==> flow/design.v <==
module band_scale(POT, audio, scaled, rst_n, clk);
input rst_n, clk;
input [11:0]POT;
input signed [15:0]audio;
output [15:0]scaled;
logic [23:0]potSq;
logic signed [12:0]signedPot; 
logic signed [28:0]FIRscaled; 
logic flagPos, flagNeg, upperZero, upperOnes;
logic [23:0] potSq_q1;
assign potSq = POT*POT;
always_ff @(posedge clk, negedge rst_n) begin
  if (!rst_n)
    potSq_q1 <= '0;
  else
    potSq_q1 <= potSq;
end
assign signedPot = {1'b0, potSq_q1[23:12]};
assign FIRscaled = signedPot * audio;
assign upperZero = !(FIRscaled[27] && FIRscaled[26] && FIRscaled[25]);
assign upperOnes = FIRscaled[27] || FIRscaled[26] || FIRscaled[25];
assign flagNeg = (FIRscaled[28] && upperZero);
assign flagPos = (!FIRscaled[28] && upperOnes);
assign scaled = flagNeg ? 16'h8000 :
		flagPos ? 16'h7FFF : 
		FIRscaled[25:10];
endmodule
module EQ_Engine(clk, rst_n, lft_lp_out, rght_lp_out, lft_b1_out, rght_b1_out, lft_b2_out, rght_b2_out, lft_b3_out, rght_b3_out, lft_hp_out, rght_hp_out, aud_out_lft, aud_out_rght, POT_LP, POT_B1, POT_B2, POT_B3, POT_HP, VOL_POT);
input clk, rst_n;
input [11:0] POT_LP, POT_B1, POT_B2, POT_B3, POT_HP, VOL_POT;
input signed [15:0] lft_lp_out, rght_lp_out, lft_b1_out, rght_b1_out, lft_b2_out, rght_b2_out, lft_b3_out, rght_b3_out, lft_hp_out, rght_hp_out;
output [15:0] aud_out_lft, aud_out_rght;
logic signed [15:0] scaled_lp_lft, scaled_b1_lft, scaled_b2_lft, scaled_b3_lft, scaled_hp_lft, scaled_lp_rght, scaled_b1_rght, scaled_b2_rght, scaled_b3_rght, scaled_hp_rght;
logic signed [15:0] scaled_lp_lft_ff, scaled_b1_lft_ff, scaled_b2_lft_ff, scaled_b3_lft_ff, scaled_hp_lft_ff, scaled_lp_rght_ff, scaled_b1_rght_ff, scaled_b2_rght_ff, scaled_b3_rght_ff, scaled_hp_rght_ff;
logic signed [15:0] band_scale_sum_lft_ff, band_scale_sum_rght_ff, band_scale_sum_rght, band_scale_sum_lft;
logic signed [28:0] aud_out_mult_lft, aud_out_mult_rght;
band_scale bsleftlp(.POT(POT_LP), .audio(lft_lp_out), .scaled(scaled_lp_lft_ff), .clk(clk), .rst_n(rst_n));
band_scale bsleftb1(.POT(POT_B1), .audio(lft_b1_out), .scaled(scaled_b1_lft_ff), .clk(clk), .rst_n(rst_n));
band_scale bsleftb2(.POT(POT_B2), .audio(lft_b2_out), .scaled(scaled_b2_lft_ff), .clk(clk), .rst_n(rst_n));
band_scale bsleftb3(.POT(POT_B3), .audio(lft_b3_out), .scaled(scaled_b3_lft_ff), .clk(clk), .rst_n(rst_n));
band_scale bslefthp(.POT(POT_HP), .audio(lft_hp_out), .scaled(scaled_hp_lft_ff), .clk(clk), .rst_n(rst_n));
assign band_scale_sum_lft_ff = (scaled_lp_lft + scaled_b1_lft + scaled_b2_lft + scaled_b3_lft + scaled_hp_lft);
assign aud_out_mult_lft = (band_scale_sum_lft * $signed({1'b0, VOL_POT}));
assign aud_out_lft = aud_out_mult_lft [27:12];
band_scale bsrightlp(.POT(POT_LP), .audio(rght_lp_out), .scaled(scaled_lp_rght_ff), .clk(clk), .rst_n(rst_n));
band_scale bsrightb1(.POT(POT_B1), .audio(rght_b1_out), .scaled(scaled_b1_rght_ff), .clk(clk), .rst_n(rst_n));
band_scale bsrightb2(.POT(POT_B2), .audio(rght_b2_out), .scaled(scaled_b2_rght_ff), .clk(clk), .rst_n(rst_n));
band_scale bsrightb3(.POT(POT_B3), .audio(rght_b3_out), .scaled(scaled_b3_rght_ff), .clk(clk), .rst_n(rst_n));
band_scale bsrighthp(.POT(POT_HP), .audio(rght_hp_out), .scaled(scaled_hp_rght_ff), .clk(clk), .rst_n(rst_n));
assign band_scale_sum_rght_ff = (scaled_lp_rght + scaled_b1_rght + scaled_b2_rght + scaled_b3_rght + scaled_hp_rght);
assign aud_out_mult_rght = (band_scale_sum_rght * $signed({1'b0, VOL_POT}));
assign aud_out_rght = aud_out_mult_rght [27:12];
always_ff @(posedge clk, negedge rst_n) begin
  if (!rst_n) begin
    scaled_lp_lft <= '0;
    scaled_b1_lft <= '0;
    scaled_b2_lft <= '0;
    scaled_b3_lft <= '0;
    scaled_hp_lft <= '0;
    scaled_lp_rght <= '0;
    scaled_b1_rght <= '0;
    scaled_b2_rght <= '0;
    scaled_b3_rght <= '0;
    scaled_hp_rght <= '0;
  end
  else begin
    scaled_lp_lft <= scaled_lp_lft_ff;
    scaled_b1_lft <= scaled_b1_lft_ff;
    scaled_b2_lft <= scaled_b2_lft_ff;
    scaled_b3_lft <= scaled_b3_lft_ff;
    scaled_hp_lft <= scaled_hp_lft_ff;
    scaled_lp_rght <= scaled_lp_rght_ff;
    scaled_b1_rght <= scaled_b1_rght_ff;
    scaled_b2_rght <= scaled_b2_rght_ff;
    scaled_b3_rght <= scaled_b3_rght_ff;
    scaled_hp_rght <= scaled_hp_rght_ff;
  end
end
always_ff @(posedge clk, negedge rst_n) begin
  if (!rst_n) begin
    band_scale_sum_lft <= '0;
    band_scale_sum_rght <= '0;
  end
  else begin
    band_scale_sum_lft <= band_scale_sum_lft_ff;
    band_scale_sum_rght <= band_scale_sum_rght_ff;
  end
end
endmodule
# Step by step through the tools: EQ_Engine
# The steps from the RTL of EQ_Engine to its reports follow in flow order.
# Lines are those of the file above, counted from 1.
# Library cell names are shortened.
# A cell with - has no value.
# setup
top	EQ_Engine
clock	clk
library	sky130hd
pvt_corner	tt_025C_1v80

# After elaboration
# Source: Yosys, flattened and elaborated, memories not mapped. Widths are those after wreduce; folded enables and synchronous resets count as part of the registers. Registers that Yosys merges into a memory's read port (data or address) are not register bits. Print and check cells do not count. Equal cells are merged and count once.
# word_totals
reg_bits	312
input_bits	234
word_cells	142
# classes
muxes	20
add_sub_neg	8
mul	17
reduce_logical	80
# op_table
cell	n
13-bit by 16-bit multiplier with 29-bit output	10
12-bit by 12-bit multiplier with 24-bit output	5
16-bit by 13-bit multiplier with 28-bit output	2
16-bit two-way mux	20
16-bit adder	8
1-bit logical AND	40
1-bit logical OR	20
1-bit logical NOT	20

# Longest topological paths
# Depth = most cells in a row (Yosys ltp): at word level without a register or memory, in the mapped netlist without a sequential cell, where the memories' decode and read muxes count.
# logic_depth
depth_word	6
ABC_AREA	0
mapped_depth	27
ltp_nobuf	24

# Netlist
# Source: synth_stat.txt of the flow (Yosys; design flattened, memories mapped). It holds for the ABC_AREA given above (unset counts as 0); a run with the other value may have another netlist.
# types
type	n	type_area_um2
fa_1	2591	5.19E+04
ha_1	1062	1.33E+04
inv_1	3311	1.24E+04
and2_1	1377	8.61E+03
dfrtp_1	252	6.31E+03
nand2_1	1308	4.91E+03
xnor2_1	262	2.29E+03
clkbuf_1	473	1.78E+03
o21a_1	145	1.09E+03
a21oi_1	212	1.06E+03
nor2_1	261	979.69
xor2_1	103	902.115
o21ai_0	98	490.47
a21o_1	61	457.939
nor3_1	74	370.355
nor2b_1	57	356.592
nand2b_1	32	200.192
nand4_1	31	193.936
# Not listed: further types 55, cells in them 342.
# mapped
cells	12052
seqArea_um2	6306.0
mapped_area_um2	110165.7
buf_cells	481
flip_flops	252
# By module: a second synthesis without flattening, with its own total; a netlist apart from the flattened one above.
# unflattened
hier_cells	14599
hier_area_um2	133797.1
# Rows give one instance, submodules left out.
# by_module
module	mod_area_um2	n_inst	n_cells	mod_seq_area_um2
band_scale	11233.3	10	1261	300.3
EQ_Engine	21464.3	1	1989	4804.6

# Timing after synthesis
# Source: OpenSTA report_checks on the synthesized netlist (no wires, ideal clock, input and output delay 20% of the period each), path of least setup slack; recovery checks are left aside. Register names are those of the netlist, which keeps one name where synthesis merged equal registers.
# synth_path
path_type	input to output
start	input port VOL_POT[1]
end	output port aud_out_rght[15]
delay_ns	5.631
period_ns	12.0
driving_pins	22
n_path_buf	2
output_delay_ns	2.400
launch_ns	2.400
in_delay_ns	2.400
required_time_ns	9.600
arrival_time_ns	8.031
slack_ns	1.569
synth_period_reached_ns	10.431
# "delay_ns" = arrival - input delay + setup time.
# A path that ends at an output port has no setup time.
# "driving_pins" counts driving pins, that of a launching flip-flop among them; a cell with two outputs on the path counts twice.
# "synth_period_reached_ns" = period - worst setup slack (recovery checks aside). The figure is calculated, with input and output delays left at 20% of the set period.
# Between the ends stands the longest chain of elaborated cells between them, by number of cells; it is not shown to be the way that was timed. Of several equally long chains one is given.
# A line is the first line of the expression or statement that the cell stems from. Yosys adds cells for indexed reads and writes and turns some case tables into memories.
# synth_via
path_cell_list	clkbuf_1 > clkbuf_1 > nand2_1 > fa_1 > inv_1 > fa_1 > fa_1 > inv_1 > fa_1 > inv_1 > fa_1 > ha_1 > nand4_1 > a2111oi_0 > nor3_1 > or4_1 > nand3_1 > o41ai_1 > o21ai_0 > o21a_1 > nor2_1 > xnor2_1
elab_chain_len	1
# synth_lines
element	line_no	source
start, declared	30	input [11:0] POT_LP, POT_B1, POT_B2, POT_B3, POT_HP, VOL_POT;
16-bit by 13-bit multiplier with 28-bit output	51	assign aud_out_mult_rght = (band_scale_sum_rght * $signed({1'b0, VOL_POT}));
end, declared	32	output [15:0] aud_out_lft, aud_out_rght;

# Worst path after layout
# Path of least setup slack in the final report of run 1 (OpenROAD, finished layout, wires in). Where an end is a register, its clock arrival counts in the times.
# layout_path
path_type	input to output
start	input port VOL_POT[1]
end	output port aud_out_lft[15]
required_time_ns	9.36
launch_ns	2.34
period_ns	11.7
slack_ns	0.34
output_delay_ns	2.34
arrival_time_ns	9.02
driving_pins	26
n_path_buf	4
in_delay_ns	2.34
# Between the ends stands the longest chain of elaborated cells between them, by number of cells; it is not shown to be the way that was timed. Of several equally long chains one is given.
# layout_via
path_cell_list	clkdlybuf4s50_1 > buf_12 > nand2_1 > fa_1 > inv_1 > fa_1 > fa_1 > inv_1 > fa_1 > fa_1 > inv_1 > ha_1 > a21o_1 > a21o_1 > a21oi_1 > o211ai_1 > a31oi_1 > buf_4 > nor2_1 > o2111ai_1 > a31oi_1 > a41oi_2 > nand2b_1 > a21oi_1 > xnor2_1 > clkdlybuf4s50_1
elab_chain_len	1
# layout_lines
element	line_no	source
start, declared	30	input [11:0] POT_LP, POT_B1, POT_B2, POT_B3, POT_HP, VOL_POT;
16-bit by 13-bit multiplier with 28-bit output	43	assign aud_out_mult_lft = (band_scale_sum_lft * $signed({1'b0, VOL_POT}));
end, declared	32	output [15:0] aud_out_lft, aud_out_rght;

4 stored runs of EQ_Engine in the flow (synthesis by Yosys, layout by OpenROAD, sky130hd cells), in arbitrary order. Constraints: input delay and output delay 20% of the set period each, output load 0.01 pF.
"timing.achieved_period_ns" = clock period - worst setup slack. The figure is calculated, with input and output delays left at 20% of the set period.
"critical_path_time_ns": the worst setup path's part of the clock period (all of it between registers, 20% less for each end at a port) less its slack. A launch clock that arrives late makes it longer, a capture clock that arrives late makes it shorter.

Run 1, flow files:
==> flow/run.sh <==
#!/bin/bash
# the make line also repeats the synthesis and layout settings of config.mk as NAME=value (left out here)
make -C /OpenROAD-flow-scripts/flow DESIGN_CONFIG=/design/flow/config.mk WORK_HOME=/design/flow/orfs CLKGATE_MAP_FILE= finish
==> flow/config.mk <==
export PLATFORM = sky130hd
export DESIGN_NAME = EQ_Engine
export DESIGN_NICKNAME = EQ_Engine
export VERILOG_FILES = /design/flow/design.v
export SDC_FILE = /design/flow/constraint.sdc
export NUM_CORES = 4
export LEC_CHECK = 0
export CAP_MARGIN = 20
export CORE_MARGIN = 2
export CORE_UTILIZATION = 45
export PLACE_DENSITY = 0.6
export SLEW_MARGIN = 20
==> flow/constraint.sdc <==
create_clock -name core_clock -period 11.7 [get_ports {clk}]
set_input_delay 2.3400 -clock core_clock [delete_from_list [all_inputs] [get_ports {clk}]]
set_output_delay 2.3400 -clock core_clock [all_outputs]
set_load 0.01 [all_outputs]

==> results of run 1, as CSV <==
result,value
cell_area_final_um2,116878.0
fin_hold_ws_ns,0.607
final_util_pct,48.1
timing.achieved_period_ns,11.365
design_die_area_um2,248786.0
critical_path_time_ns,6.68
worstPathKind,"input to output"
worstSetupSlack_ns,0.335
tns_setup_ns,0.000
post_synth_area_um2,110165.7

Run 2, flow files:
==> flow/run.sh <==
#!/bin/bash
# the make line also repeats the synthesis and layout settings of config.mk as NAME=value (left out here)
make -C /OpenROAD-flow-scripts/flow DESIGN_CONFIG=/design/flow/config.mk WORK_HOME=/design/flow/orfs CLKGATE_MAP_FILE= finish
==> flow/config.mk <==
export PLATFORM = sky130hd
export DESIGN_NAME = EQ_Engine
export DESIGN_NICKNAME = EQ_Engine
export VERILOG_FILES = /design/flow/design.v
export SDC_FILE = /design/flow/constraint.sdc
export NUM_CORES = 4
export LEC_CHECK = 0
export CAP_MARGIN = 20
export CELL_PAD_IN_SITES_DETAIL_PLACEMENT = 1
export CELL_PAD_IN_SITES_GLOBAL_PLACEMENT = 3
export CORE_ASPECT_RATIO = 0.59
export CORE_MARGIN = 2
export CORE_UTILIZATION = 45
export CTS_CLUSTER_DIAMETER = 212
export GPL_TIMING_DRIVEN = 0
export PLACE_DENSITY = 0.6
export SLEW_MARGIN = 20
==> flow/constraint.sdc <==
create_clock -name core_clock -period 7.41 [get_ports {clk}]
set_input_delay 1.4820 -clock core_clock [delete_from_list [all_inputs] [get_ports {clk}]]
set_output_delay 1.4820 -clock core_clock [all_outputs]
set_load 0.01 [all_outputs]

==> results of run 2, as CSV <==
result,value
cell_area_final_um2,123951.0
fin_hold_ws_ns,0.558
final_util_pct,50.9
timing.achieved_period_ns,8.470
design_die_area_um2,248924.0
critical_path_time_ns,5.51
worstPathKind,"input to output"
worstSetupSlack_ns,-1.060
tns_setup_ns,-20.678
post_synth_area_um2,110165.7

Run 3, flow files:
==> flow/run.sh <==
#!/bin/bash
# the make line also repeats the synthesis and layout settings of config.mk as NAME=value (left out here)
make -C /OpenROAD-flow-scripts/flow DESIGN_CONFIG=/design/flow/config.mk WORK_HOME=/design/flow/orfs CLKGATE_MAP_FILE= finish
==> flow/config.mk <==
export PLATFORM = sky130hd
export DESIGN_NAME = EQ_Engine
export DESIGN_NICKNAME = EQ_Engine
export VERILOG_FILES = /design/flow/design.v
export SDC_FILE = /design/flow/constraint.sdc
export NUM_CORES = 4
export LEC_CHECK = 0
export CAP_MARGIN = 20
export CELL_PAD_IN_SITES_GLOBAL_PLACEMENT = 3
export CORE_ASPECT_RATIO = 0.59
export CORE_MARGIN = 2
export CORE_UTILIZATION = 45
export CTS_CLUSTER_DIAMETER = 166
export PLACE_DENSITY = 0.6
export SLEW_MARGIN = 20
==> flow/constraint.sdc <==
create_clock -name core_clock -period 7.41 [get_ports {clk}]
set_input_delay 1.4820 -clock core_clock [delete_from_list [all_inputs] [get_ports {clk}]]
set_output_delay 1.4820 -clock core_clock [all_outputs]
set_load 0.01 [all_outputs]

==> results of run 3, as CSV <==
result,value
cell_area_final_um2,127911.0
fin_hold_ws_ns,0.490
final_util_pct,52.6
timing.achieved_period_ns,8.421
design_die_area_um2,248924.0
critical_path_time_ns,5.46
worstPathKind,"input to output"
worstSetupSlack_ns,-1.011
tns_setup_ns,-20.921
post_synth_area_um2,110165.7

Run 4, flow files:
==> flow/run.sh <==
#!/bin/bash
# the make line also repeats the synthesis and layout settings of config.mk as NAME=value (left out here)
make -C /OpenROAD-flow-scripts/flow DESIGN_CONFIG=/design/flow/config.mk WORK_HOME=/design/flow/orfs CLKGATE_MAP_FILE= finish
==> flow/config.mk <==
export PLATFORM = sky130hd
export DESIGN_NAME = EQ_Engine
export DESIGN_NICKNAME = EQ_Engine
export VERILOG_FILES = /design/flow/design.v
export SDC_FILE = /design/flow/constraint.sdc
export NUM_CORES = 4
export LEC_CHECK = 0
export CAP_MARGIN = 20
export CELL_PAD_IN_SITES_GLOBAL_PLACEMENT = 3
export CORE_MARGIN = 5
export CORE_UTILIZATION = 28
export CTS_CLUSTER_DIAMETER = 74
export GPL_ROUTABILITY_DRIVEN = 1
export GPL_TIMING_DRIVEN = 0
export MIN_ROUTING_LAYER = met1
export PLACE_DENSITY = 0.36
export SLEW_MARGIN = 20
export TNS_END_PERCENT = 45
==> flow/constraint.sdc <==
create_clock -name core_clock -period 6.66 [get_ports {clk}]
set_input_delay 1.3320 -clock core_clock [delete_from_list [all_inputs] [get_ports {clk}]]
set_output_delay 1.3320 -clock core_clock [all_outputs]
set_load 0.01 [all_outputs]

==> results of run 4, as CSV <==
result,value
cell_area_final_um2,130261.0
fin_hold_ws_ns,0.513
final_util_pct,33.2
timing.achieved_period_ns,8.465
design_die_area_um2,406094.0
critical_path_time_ns,5.80
worstPathKind,"input to output"
worstSetupSlack_ns,-1.805
tns_setup_ns,-62.013
post_synth_area_um2,110165.7
